==> flow/design.v <==
module clock_gen(CLK, RESET_N, CLK_FT, CLK_DC, CLK_EX, CLK_WB);
    input          CLK;
    input          RESET_N;
    output         CLK_FT;
    output         CLK_DC;
    output         CLK_EX;
    output         CLK_WB;
    reg            CLK_FT;
    reg            CLK_DC;
    reg            CLK_EX;
    reg            CLK_WB;
    reg [1:0]      COUNT;
    always@(posedge CLK) begin
        if(RESET_N == 1'b0) begin
            COUNT  <= 2'b00;
            CLK_FT <= 0;
            CLK_DC <= 0;
            CLK_EX <= 0;
            CLK_WB <= 0;
        end else begin
        COUNT <= COUNT + 2'b01;
        if(COUNT == 2'b00) begin
            CLK_FT <= 1;
            CLK_DC <= 0;
            CLK_EX <= 0;
            CLK_WB <= 0;
        end 
        else if(COUNT == 2'b01) begin
            CLK_FT <= 0;
            CLK_DC <= 1;
            CLK_EX <= 0;
            CLK_WB <= 0;
        end 
        else if(COUNT == 2'b10) begin
            CLK_FT <= 0;
            CLK_DC <= 0;
            CLK_EX <= 1;
            CLK_WB <= 0;
        end 
        else if(COUNT == 2'b11) begin
            CLK_FT <= 0;
            CLK_DC <= 0;
            CLK_EX <= 0;
            CLK_WB <= 1;
        end
        end
    end
endmodule
module fetch(CLK, CLK_FT, PROM_DATA, PROM_OUT);
    input         CLK;
    input         CLK_FT;
    input [14:0]  PROM_DATA;
    output [14:0] PROM_OUT;
    reg [14:0]    PROM_OUT;
    always@(posedge CLK) begin
        if(CLK_FT)
            PROM_OUT <= PROM_DATA;
    end
endmodule  
module decode(CLK, CLK_DC, PROM_OUT, OP_CODE, OP_DATA);
    input        CLK;
    input        CLK_DC;
    input [14:0] PROM_OUT;
    output [3:0] OP_CODE;
    output [7:0] OP_DATA;
    reg [3:0]    OP_CODE;
    reg [7:0]    OP_DATA;
    always@(posedge CLK) begin
        if(CLK_DC) begin
        OP_CODE <= PROM_OUT[14:11];
        OP_DATA <= PROM_OUT[7:0];
        end
    end
endmodule  
module reg_dc(CLK, CLK_DC, N_REG_IN, REG_0, REG_1, REG_2, REG_3, REG_4, REG_5,
              REG_6, REG_7, N_REG_OUT, REG_OUT);
    input         CLK;
    input         CLK_DC;
    input [2:0]   N_REG_IN;
    input [15:0]  REG_0;
    input [15:0]  REG_1;
    input [15:0]  REG_2;
    input [15:0]  REG_3;
    input [15:0]  REG_4;
    input [15:0]  REG_5;
    input [15:0]  REG_6;
    input [15:0]  REG_7;
    output [2:0]  N_REG_OUT;
    output [15:0] REG_OUT;
    reg [2:0]     N_REG_OUT;
    reg [15:0]    REG_OUT;
    always@(posedge CLK) if(CLK_DC) begin
        N_REG_OUT <= N_REG_IN;
        case(N_REG_IN)
            3'b000: REG_OUT <= REG_0;
            3'b001: REG_OUT <= REG_1;
            3'b010: REG_OUT <= REG_2;
            3'b011: REG_OUT <= REG_3;
            3'b100: REG_OUT <= REG_4;
            3'b101: REG_OUT <= REG_5;
            3'b110: REG_OUT <= REG_6;
            3'b111: REG_OUT <= REG_7;
        endcase  
    end
endmodule  
module ram_dc(CLK, CLK_DC, RAM_AD_IN, RAM_0, RAM_1, RAM_2, RAM_3, RAM_4, RAM_5,
              RAM_6, RAM_7, IO65_IN, RAM_AD_OUT, RAM_OUT);
    input         CLK;
    input         CLK_DC;
    input [7:0]   RAM_AD_IN;
    input [15:0]  RAM_0;
    input [15:0]  RAM_1;
    input [15:0]  RAM_2;
    input [15:0]  RAM_3;
    input [15:0]  RAM_4;
    input [15:0]  RAM_5;
    input [15:0]  RAM_6;
    input [15:0]  RAM_7;
    input [15:0]  IO65_IN;
    output [7:0]  RAM_AD_OUT;
    output [15:0] RAM_OUT;
    reg [7:0]     RAM_AD_OUT;
    reg [15:0]    RAM_OUT;
    always@(posedge CLK) if(CLK_DC) begin
        RAM_AD_OUT <= RAM_AD_IN;
        case(RAM_AD_IN)
            8'h00: RAM_OUT <= RAM_0;
            8'h01: RAM_OUT <= RAM_1;
            8'h02: RAM_OUT <= RAM_2;
            8'h03: RAM_OUT <= RAM_3;
            8'h04: RAM_OUT <= RAM_4;
            8'h05: RAM_OUT <= RAM_5;
            8'h06: RAM_OUT <= RAM_6;
            8'h07: RAM_OUT <= RAM_7;
            8'h40: RAM_OUT <= IO65_IN;
            default: RAM_OUT <= 16'hFFFF;
        endcase
    end
endmodule  
module exec(CLK, CLK_EX, RESET_N, OP_CODE, REG_A, REG_B, OP_DATA, RAM_OUT, P_COUNT,
            REG_IN, RAM_IN, REG_WEN, RAM_WEN, HALT);
    input         CLK;
    input         CLK_EX;
    input         RESET_N;
    input [3:0]   OP_CODE;
    input [15:0]  REG_A;
    input [15:0]  REG_B;
    input [7:0]   OP_DATA;
    input [15:0]  RAM_OUT;
    output [7:0]  P_COUNT;
    output [15:0] REG_IN;
    output [15:0] RAM_IN;
    output        REG_WEN;
    output        RAM_WEN;
    output        HALT;
    reg [7:0]     P_COUNT;
    reg [15:0]    REG_IN;
    reg [15:0]    RAM_IN;
    reg           REG_WEN;
    reg           RAM_WEN;
    reg           CMP_FLAG;
    reg           HALT;
    always@(posedge CLK) begin
        if(RESET_N == 1'b0) begin
            P_COUNT <= 0;
            CMP_FLAG <= 0;
            REG_WEN <= 0;
            RAM_WEN <= 0;
            HALT <= 0;
        end else if(CLK_EX) begin
            case(OP_CODE)
                4'h0: begin      
                    REG_IN  <= REG_B;
                    REG_WEN <= 1;
                    RAM_WEN <= 0;
                    P_COUNT <= P_COUNT + 8'h01;
                end
                4'h1: begin      
                    REG_IN  <= REG_A + REG_B;
                    REG_WEN <= 1;
                    RAM_WEN <= 0;
                    P_COUNT <= P_COUNT + 8'h01;
                end
                4'h2: begin      
                    REG_IN  <= REG_A - REG_B;
                    REG_WEN <= 1;
                    RAM_WEN <= 0;
                    P_COUNT <= P_COUNT + 8'h01;
                end
                4'h3: begin      
                    REG_IN  <= REG_A & REG_B;
                    REG_WEN <= 1;
                    RAM_WEN <= 0;
                    P_COUNT <= P_COUNT + 8'h01;
                end
                4'h4: begin      
                    REG_IN  <= REG_A | REG_B;
                    REG_WEN <= 1;
                    RAM_WEN <= 0;
                    P_COUNT <= P_COUNT + 8'h01;
                end
                4'h5: begin      
                    REG_IN  <= (REG_A << 1);
                    REG_WEN <= 1;
                    RAM_WEN <= 0;
                    P_COUNT <= P_COUNT + 8'h01;
                end
                4'h6: begin      
                    REG_IN  <= (REG_A >> 1);
                    REG_WEN <= 1;
                    RAM_WEN <= 0;
                    P_COUNT <= P_COUNT + 8'h01;
                end
                4'h7: begin      
                    REG_IN  <= ((REG_A >> 1) | REG_A & 16'h8000);
                    REG_WEN <= 1;
                    RAM_WEN <= 0;
                    P_COUNT <= P_COUNT + 8'h01;
                end 
                4'h8: begin      
                    REG_IN  <= {REG_A[15:8], OP_DATA};
                    REG_WEN <= 1;
                    RAM_WEN <= 0;
                    P_COUNT <= P_COUNT + 8'h01;
                end
                4'h9: begin      
                    REG_IN  <= {OP_DATA, REG_A[7:0]};
                    REG_WEN <= 1;
                    RAM_WEN <= 0;
                    P_COUNT <= P_COUNT + 8'h01;
                end
                4'hA: begin      
                    CMP_FLAG <= REG_A == REG_B ? 1'b1 : 1'b0;
                    REG_WEN  <= 0;
                    RAM_WEN  <= 0;
                    P_COUNT <= P_COUNT + 8'h01;
                end
                4'hB: begin      
                    REG_WEN <= 0;
                    RAM_WEN <= 0;
                    P_COUNT <= CMP_FLAG ? OP_DATA : P_COUNT + 8'h01;
                end
                4'hC: begin      
                    REG_WEN <= 0;
                    RAM_WEN <= 0;
                    P_COUNT <= OP_DATA;
                end
                4'hD: begin      
                    REG_IN  <= RAM_OUT;
                    REG_WEN <= 1;
                    RAM_WEN <= 0;
                    P_COUNT <= P_COUNT + 8'h01;
                end
                4'hE: begin      
                    RAM_IN  <= REG_A;
                    REG_WEN <= 0;
                    RAM_WEN <= 1;
                    P_COUNT <= P_COUNT + 8'h01;
                end
                4'hF: begin      
                    REG_WEN <= 0;
                    RAM_WEN <= 0;
                    HALT <= 1;
                end
            endcase  
        end  
    end  
endmodule  
module reg_wb(CLK, CLK_WB, RESET_N, N_REG, REG_IN, REG_WEN, REG_0, REG_1, REG_2,
              REG_3, REG_4, REG_5, REG_6, REG_7);
    input         CLK;
    input         CLK_WB;
    input         RESET_N;
    input [2:0]   N_REG;
    input [15:0]  REG_IN;
    input         REG_WEN;
    output [15:0] REG_0;
    output [15:0] REG_1;
    output [15:0] REG_2;
    output [15:0] REG_3;
    output [15:0] REG_4;
    output [15:0] REG_5;
    output [15:0] REG_6;
    output [15:0] REG_7;
    reg [15:0]    REG_0;
    reg [15:0]    REG_1;
    reg [15:0]    REG_2;
    reg [15:0]    REG_3;
    reg [15:0]    REG_4;
    reg [15:0]    REG_5;
    reg [15:0]    REG_6;
    reg [15:0]    REG_7;
    always@(posedge CLK) begin
        if(RESET_N == 1'b0) begin
            REG_0 <= 0;
            REG_1 <= 0;
            REG_2 <= 0;
            REG_3 <= 0;
            REG_4 <= 0;
            REG_5 <= 0;
            REG_6 <= 0;
            REG_7 <= 0;
        end else if(CLK_WB) begin
            if(REG_WEN) begin
                case(N_REG)
                    3'h0: REG_0 <= REG_IN;
                    3'h1: REG_1 <= REG_IN;
                    3'h2: REG_2 <= REG_IN;
                    3'h3: REG_3 <= REG_IN;
                    3'h4: REG_4 <= REG_IN;
                    3'h5: REG_5 <= REG_IN;
                    3'h6: REG_6 <= REG_IN;
                    3'h7: REG_7 <= REG_IN;
                endcase  
            end  
        end  
    end  
endmodule  
module ram_wb(CLK, CLK_WB, RESET_N, RAM_ADDR, RAM_IN, RAM_WEN, RAM_0, RAM_1, RAM_2, RAM_3,
              RAM_4, RAM_5, RAM_6, RAM_7, IO64_OUT);
    input         CLK;
    input         CLK_WB;
    input         RESET_N;
    input [7:0]   RAM_ADDR;
    input [15:0]  RAM_IN;
    input         RAM_WEN;
    output [15:0] RAM_0;
    output [15:0] RAM_1;
    output [15:0] RAM_2;
    output [15:0] RAM_3;
    output [15:0] RAM_4;
    output [15:0] RAM_5;
    output [15:0] RAM_6;
    output [15:0] RAM_7;
    output [15:0] IO64_OUT;
    reg [15:0]    RAM_0;
    reg [15:0]    RAM_1;
    reg [15:0]    RAM_2;
    reg [15:0]    RAM_3;
    reg [15:0]    RAM_4;
    reg [15:0]    RAM_5;
    reg [15:0]    RAM_6;
    reg [15:0]    RAM_7;
    reg [15:0]    IO64_OUT;
    always@(posedge CLK) begin
        if(RESET_N == 1'b0) begin
            RAM_0 <= 0;
            RAM_1 <= 0;
            RAM_2 <= 0;
            RAM_3 <= 0;
            RAM_4 <= 0;
            RAM_5 <= 0;
            RAM_6 <= 0;
            RAM_7 <= 0;
            IO64_OUT <= 0;
        end else if(CLK_WB && RAM_WEN) begin
            case(RAM_ADDR)
                8'h0: RAM_0 <= RAM_IN;
                8'h1: RAM_1 <= RAM_IN;
                8'h2: RAM_2 <= RAM_IN;
                8'h3: RAM_3 <= RAM_IN;
                8'h4: RAM_4 <= RAM_IN;
                8'h5: RAM_5 <= RAM_IN;
                8'h6: RAM_6 <= RAM_IN;
                8'h7: RAM_7 <= RAM_IN;
                8'h40: IO64_OUT <= RAM_IN;
            endcase  
        end  
    end  
endmodule  
module cpu15(CLK, RESET_N, IO65_IN, IO64_OUT, PROM_ADDR, PROM_DATA, HALT);
    input         CLK;
    input         RESET_N;
    input [15:0]  IO65_IN;
    output [15:0] IO64_OUT;
    output [7:0]  PROM_ADDR;
    input [14:0]  PROM_DATA;
    output        HALT;
    wire          CLK_FT;
    wire          CLK_DC;
    wire          CLK_EX;
    wire          CLK_WB;
    wire [7:0]    P_COUNT;
    wire [14:0]   PROM_OUT;
    wire [3:0]    OP_CODE;
    wire [7:0]    OP_DATA;
    wire [15:0]   REG_0;
    wire [15:0]   REG_1;
    wire [15:0]   REG_2;
    wire [15:0]   REG_3;
    wire [15:0]   REG_4;
    wire [15:0]   REG_5;
    wire [15:0]   REG_6;
    wire [15:0]   REG_7;
    wire [2:0]    N_REG_A;
    wire [2:0]    N_REG_B;
    wire [15:0]   REG_A;
    wire [15:0]   REG_B;
    wire [15:0]   RAM_0;
    wire [15:0]   RAM_1;
    wire [15:0]   RAM_2;
    wire [15:0]   RAM_3;
    wire [15:0]   RAM_4;
    wire [15:0]   RAM_5;
    wire [15:0]   RAM_6;
    wire [15:0]   RAM_7;
    wire [7:0]    RAM_ADDR;
    wire [15:0]   RAM_OUT;
    wire [15:0]   REG_IN;
    wire [15:0]   RAM_IN;
    wire          REG_WEN;
    wire          RAM_WEN;
    clock_gen C1(CLK, RESET_N, CLK_FT, CLK_DC, CLK_EX, CLK_WB);
    assign PROM_ADDR = P_COUNT;
    fetch C2(CLK, CLK_FT, PROM_DATA, PROM_OUT);
    decode C3(CLK, CLK_DC, PROM_OUT, OP_CODE, OP_DATA);
    reg_dc C4(CLK, CLK_DC, PROM_OUT[10:8], REG_0, REG_1, REG_2, REG_3, REG_4, REG_5,
              REG_6, REG_7, N_REG_A, REG_A);
    reg_dc C5(CLK, CLK_DC, PROM_OUT[7:5], REG_0, REG_1, REG_2, REG_3, REG_4, REG_5,
              REG_6, REG_7, N_REG_B, REG_B);
    ram_dc C6(CLK, CLK_DC, PROM_OUT[7:0], RAM_0, RAM_1, RAM_2, RAM_3, RAM_4, RAM_5,
              RAM_6, RAM_7, IO65_IN, RAM_ADDR, RAM_OUT);
    exec C7(CLK, CLK_EX, RESET_N, OP_CODE, REG_A, REG_B, OP_DATA, RAM_OUT, P_COUNT,
            REG_IN, RAM_IN, REG_WEN, RAM_WEN, HALT);
    reg_wb C8(CLK, CLK_WB, RESET_N, N_REG_A, REG_IN, REG_WEN, REG_0, REG_1, REG_2,
              REG_3, REG_4, REG_5, REG_6, REG_7);
    ram_wb C9(CLK, CLK_WB, RESET_N, RAM_ADDR, RAM_IN, RAM_WEN, RAM_0, RAM_1, RAM_2, RAM_3,
              RAM_4, RAM_5, RAM_6, RAM_7, IO64_OUT);
endmodule  
## Tool chain data of cpu15

The steps from the RTL of cpu15 to its reports follow in flow order.
Lines are those of the file above, counted from 1.
Cell names lack the library's common part.
A cell with -- has no value.

| inputs | value |
|---|---|
| top module | cpu15 |
| clock | CLK |
| library | sky130hd |
| timing corner | tt_025C_1v80 |

## Word-level counts

Yosys after proc, flatten, opt, wreduce and memory -nomap, before mapping. Memory bits, and registers merged into a memory's read port (data or address), are not among the register bits. Print and check cells are not counted.

| cells by class | value |
|---|---|
| bitwise logic cells | 4 |
| multiplexer cells | 15 |
| reductions and logical operators | 42 |
| eq/ne operators | 56 |
| add/sub/neg operators | 4 |

Operators with widths:

| operator | number |
|---|---|
| 16-bit case mux with 8-bit select | 2 |
| 16-bit case mux with 11-bit select | 1 |
| 16-bit case mux with 9-bit select | 1 |
| 8-bit by 3-bit == test with 1-bit output with constant B | 8 |
| 3-bit == test with constant B | 12 |
| 4-bit == test with constant B | 8 |
| 8-bit by 2-bit == test with 1-bit output with constant B | 4 |
| 3-bit AND reduction | 10 |
| 2-bit AND reduction | 12 |
| 8-bit case mux with 3-bit select | 1 |
| 3-bit by 2-bit == test with 1-bit output with constant B | 6 |
| 15-bit by 16-bit bitwise OR with 16-bit output | 1 |
| 16-bit adder | 1 |
| 16-bit subtractor | 1 |
| 16-bit == test | 1 |
| 16-bit bitwise AND | 1 |
| 16-bit bitwise OR | 1 |
| 4-bit by 3-bit == test with 1-bit output with constant B | 4 |
| 8-bit by 1-bit == test with 1-bit output with constant B | 2 |
| 8-bit by 7-bit == test with 1-bit output with constant B | 2 |
| 8-bit logical NOT | 2 |
| 15-bit OR reduction | 1 |
| 13-bit OR reduction | 1 |
| 11-bit nonzero test | 1 |
| 11-bit OR reduction | 1 |
| 3-bit by 1-bit == test with 1-bit output with constant B | 3 |
| 3-bit logical NOT | 3 |
| 4-bit by 2-bit == test with 1-bit output with constant B | 2 |

Not listed: further kinds 19, cells in them 28.

| storage and ports | value |
|---|---|
| word-level cells | 157 |
| register bits after elaboration | 400 |
| output and inout port bits | 25 |

## Logic depth

Yosys ltp: most cells in a row. Word level: on the elaborated netlist, between registers, memories and ports. Mapped: between sequential cells and ports; inverters and the memories' decode and read muxes count.

| logic depth | value |
|---|---|
| depth in word-level cells | 5 |
| ABC_AREA | 0 |
| depth in mapped cells | 11 |
| mapped depth without buffers | 11 |

## Synthesis result

The flow's flattened synthesis, as Yosys stat reports it; memories are mapped. The netlist is that of the ABC_AREA named above (0 if unset); the other value can give another one.

Cells by type:

| cell | number | total area (µm²) |
|---|---|---|
| dfxtp_1 | 290 | 5.81E+03 |
| edfxtp_1 | 110 | 3.3E+03 |
| nand2_1 | 632 | 2.37E+03 |
| a21boi_0 | 261 | 1.96E+03 |
| mux4_2 | 35 | 788.256 |
| ha_1 | 56 | 700.672 |
| mux2i_1 | 63 | 630.605 |
| clkbuf_1 | 151 | 566.794 |
| nor2_1 | 130 | 487.968 |
| a21oi_1 | 96 | 480.461 |
| o21ai_0 | 92 | 460.442 |
| a221oi_1 | 39 | 341.578 |
| inv_1 | 67 | 251.491 |
| mux2_2 | 19 | 213.955 |
| nor3_1 | 29 | 145.139 |
| a22o_1 | 16 | 140.134 |
| nand3_1 | 27 | 135.13 |
| a22oi_1 | 17 | 127.622 |

Not listed: further types 56, cells in them 310.

| synthesis totals | value |
|---|---|
| sequential part of the area | 9,108.7 µm² |
| buffers | 199 |
| cell area after synthesis | 21,122.8 µm² |
| cells in the netlist | 2,440 |
| mapped flip-flops | 400 |

By module: a second synthesis without flattening, with its own total; a netlist apart from the flattened one above.

| second synthesis, totals | value |
|---|---|
| cell total of the unflattened synthesis | 2,122 |
| area (unflattened synthesis) | 21,498.1 µm² |

Rows give one instance, submodules left out.

By module:

| module | cells | times used | area (µm²) | sequential area (µm²) |
|---|---|---|---|---|
| ram_wb | 498 | 1 | 5,232.5 | 2,882.8 |
| exec | 642 | 1 | 5,143.7 | 1,201.2 |
| reg_wb | 439 | 1 | 4,631.9 | 2,562.5 |
| reg_dc | 156 | 2 | 1,706.6 | 570.5 |
| ram_dc | 179 | 1 | 1,989.4 | 720.7 |
| fetch | 15 | 1 | 450.4 | 450.4 |
| decode | 12 | 1 | 360.3 | 360.3 |
| clock_gen | 25 | 1 | 276.5 | 120.1 |
| cpu15 | 0 | 1 | 0.0 | 0.0 |

## Worst setup path after synthesis

OpenSTA on the mapped netlist: ideal clock, no wires. The path of least setup slack (recovery checks aside). Input and output delay are each 20% of the period. Register names are those of the netlist, which keeps one name where synthesis merged equal registers.

| timing after synthesis | value |
|---|---|
| path kind | input to register |
| start | input RESET_N |
| end | register C7.RAM_IN[0] |
| arrival time | 3.443 ns |
| slack | 6.148 ns |
| time at the first pin | 2.000 ns |
| data required time | 9.591 ns |
| path delay | 1.852 ns |
| stages | 3 |
| period | 10.0 ns |
| synthesis period reached | 3.852 ns |

"path delay" is the arrival time less input delay plus setup time.
"stages": output pins that drive a net of the path, with the launching flip-flop's if there is one; two outputs of one cell count as two.
"synthesis period reached" = period - worst setup slack (recovery checks aside). The figure is calculated, with input and output delays left at 20% of the set period.
Between the ends stands the longest chain of elaborated cells between them, by number of cells; it is not shown to be the way that was timed. Of several equally long chains one is given.
Each line given opens the expression or statement behind the cell; cells for indexed reads and writes are added by Yosys, which also makes memories of some case tables.

| between the ends, after synthesis | value |
|---|---|
| cell sequence | clkbuf_1 nand3_1 nor3_1 |
| cells in the longest elaborated chain | 1 |

Ends and longest elaborated chain, after synthesis:

| element | RTL line | text |
|---|---|---|
| start: declaration | 373 | `input         RESET_N;` |
| 3-bit AND reduction | -- |  |
| end: assignment | 255 | `RAM_IN  <= REG_A;` |
| end: declaration | 152 | `output [15:0] RAM_IN;` |

## Timing after layout

From the final timing report of job 3: the path of least setup slack in the routed layout; clock arrival at registers is part of the times.

| timing post-layout | value |
|---|---|
| path kind | register to register |
| start | register C4.REG_OUT[4] |
| end | register C7.REG_IN[15] |
| stages | 11 |
| slack | 0.52 ns |
| period | 4.01 ns |
| time at the first pin | 0.58 ns |
| data required time | 4.34 ns |
| arrival time | 3.82 ns |

Between the ends stands the longest chain of elaborated cells between them, by number of cells; it is not shown to be the way that was timed. Of several equally long chains one is given.
At most two assigning lines are given for a register; there are more.

| between the ends, post-layout | value |
|---|---|
| cell sequence | edfxtp_1 inv_1 ha_1 inv_1 a21oi_1 o221ai_2 buf_4 a22oi_1 a22oi_1 mux2i_1 o32a_1 |
| cells in the longest elaborated chain | 2 |

Ends and longest elaborated chain, post-layout:

| element | RTL line | text |
|---|---|---|
| start: declaration | 89 | `output [15:0] REG_OUT;` |
| start: assignment | 95 | `3'b000: REG_OUT <= REG_0;` |
| start: assignment | 96 | `3'b001: REG_OUT <= REG_1;` |
| 16-bit subtractor | 185 | `REG_IN  <= REG_A - REG_B;` |
| 16-bit case mux with 11-bit select | 171 | `case(OP_CODE)` |
| end: assignment | 179 | `REG_IN  <= REG_A + REG_B;` |
| end: assignment | 185 |  |
| end: declaration | 151 | `output [15:0] REG_IN;` |

Wiki page: cpu15 / flow data

Record of 3 stored runs of the RTL-to-layout flow on cpu15, platform sky130hd. The runs are unordered. Constraints: input delay and output delay 20% of the set period each, output load 0.01 pF.
By "period achieved" is meant the clock period of the run minus its worst setup slack. This is arithmetic on one report: input and output delays are still those of the set period (20% each).
"worst path time": the worst setup path's part of the clock period (all of it between registers, 20% less for each end at a port) less its slack. A launch clock that arrives late makes it longer, a capture clock that arrives late makes it shorter.
By "power consumption" is meant OpenSTA's value without simulated activity: inputs other than the clock are taken to toggle once in ten clock periods, and the tool carries that through the logic.
Among the settings, . means not set for that run.
Results: . = not shown.

| run name | CAP_MARGIN | CELL_PAD_IN_SITES_DETAIL_PLACEMENT | CORE_UTILIZATION | CTS_CLUSTER_DIAMETER | CTS_CLUSTER_SIZE | GPL_ROUTABILITY_DRIVEN | MAX_ROUTING_LAYER | MIN_ROUTING_LAYER | PLACE_DENSITY_LB_ADDON | SLEW_MARGIN | TNS_END_PERCENT | period_ns | CORE_MARGIN | CELL_PAD_IN_SITES_GLOBAL_PLACEMENT | SETUP_SLACK_MARGIN | CORE_ASPECT_RATIO | GPL_TIMING_DRIVEN | HOLD_SLACK_MARGIN | cell area after synthesis (µm²) | die footprint (µm²) | standard-cell area of the final layout (µm²) | final utilization (%) | setup slack of the critical path (ns) | post-route setup TNS (ns) | smallest hold slack (ns) | power consumption (uW) | period achieved (ns) | worst path time (ns) | type of the worst setup path |
|---|---|---|---|---|---|---|---|---|---|---|---|---|---|---|---|---|---|---|---|---|---|---|---|---|---|---|---|---|---|
| job 1 | 30 | 2 | 70 | 74 | 68 | 1 | met4 | met2 | 0.08 | 20 | 95 | 3.25 | 2 | . | . | . | . | . | . | . | . | . | . | . | . | . | . | . | . |
| job 2 | 5 | 2 | 65 | . | . | . | . | . | 0.08 | 0 | . | 2.61 | 2 | 3 | -0.12 | . | . | . | . | . | . | . | . | . | . | . | . | . | . |
| job 3 | 10 | 2 | 43 | 266 | . | 1 | . | . | 0.15 | 40 | 100 | 4.01 | 2 | . | 0.01 | 0.55 | 1 | 0.15 | 21,122.8 | 50,991.7 | 23,670.2 | 48.6 | 0.524 | 0.000 | 0.453 | 9,154 | 3.486 | 3.49 | register to register |

Job 1: not finished: placement ended with error DPL-0033
Job 2: not finished: placement ended with error FLW-0024
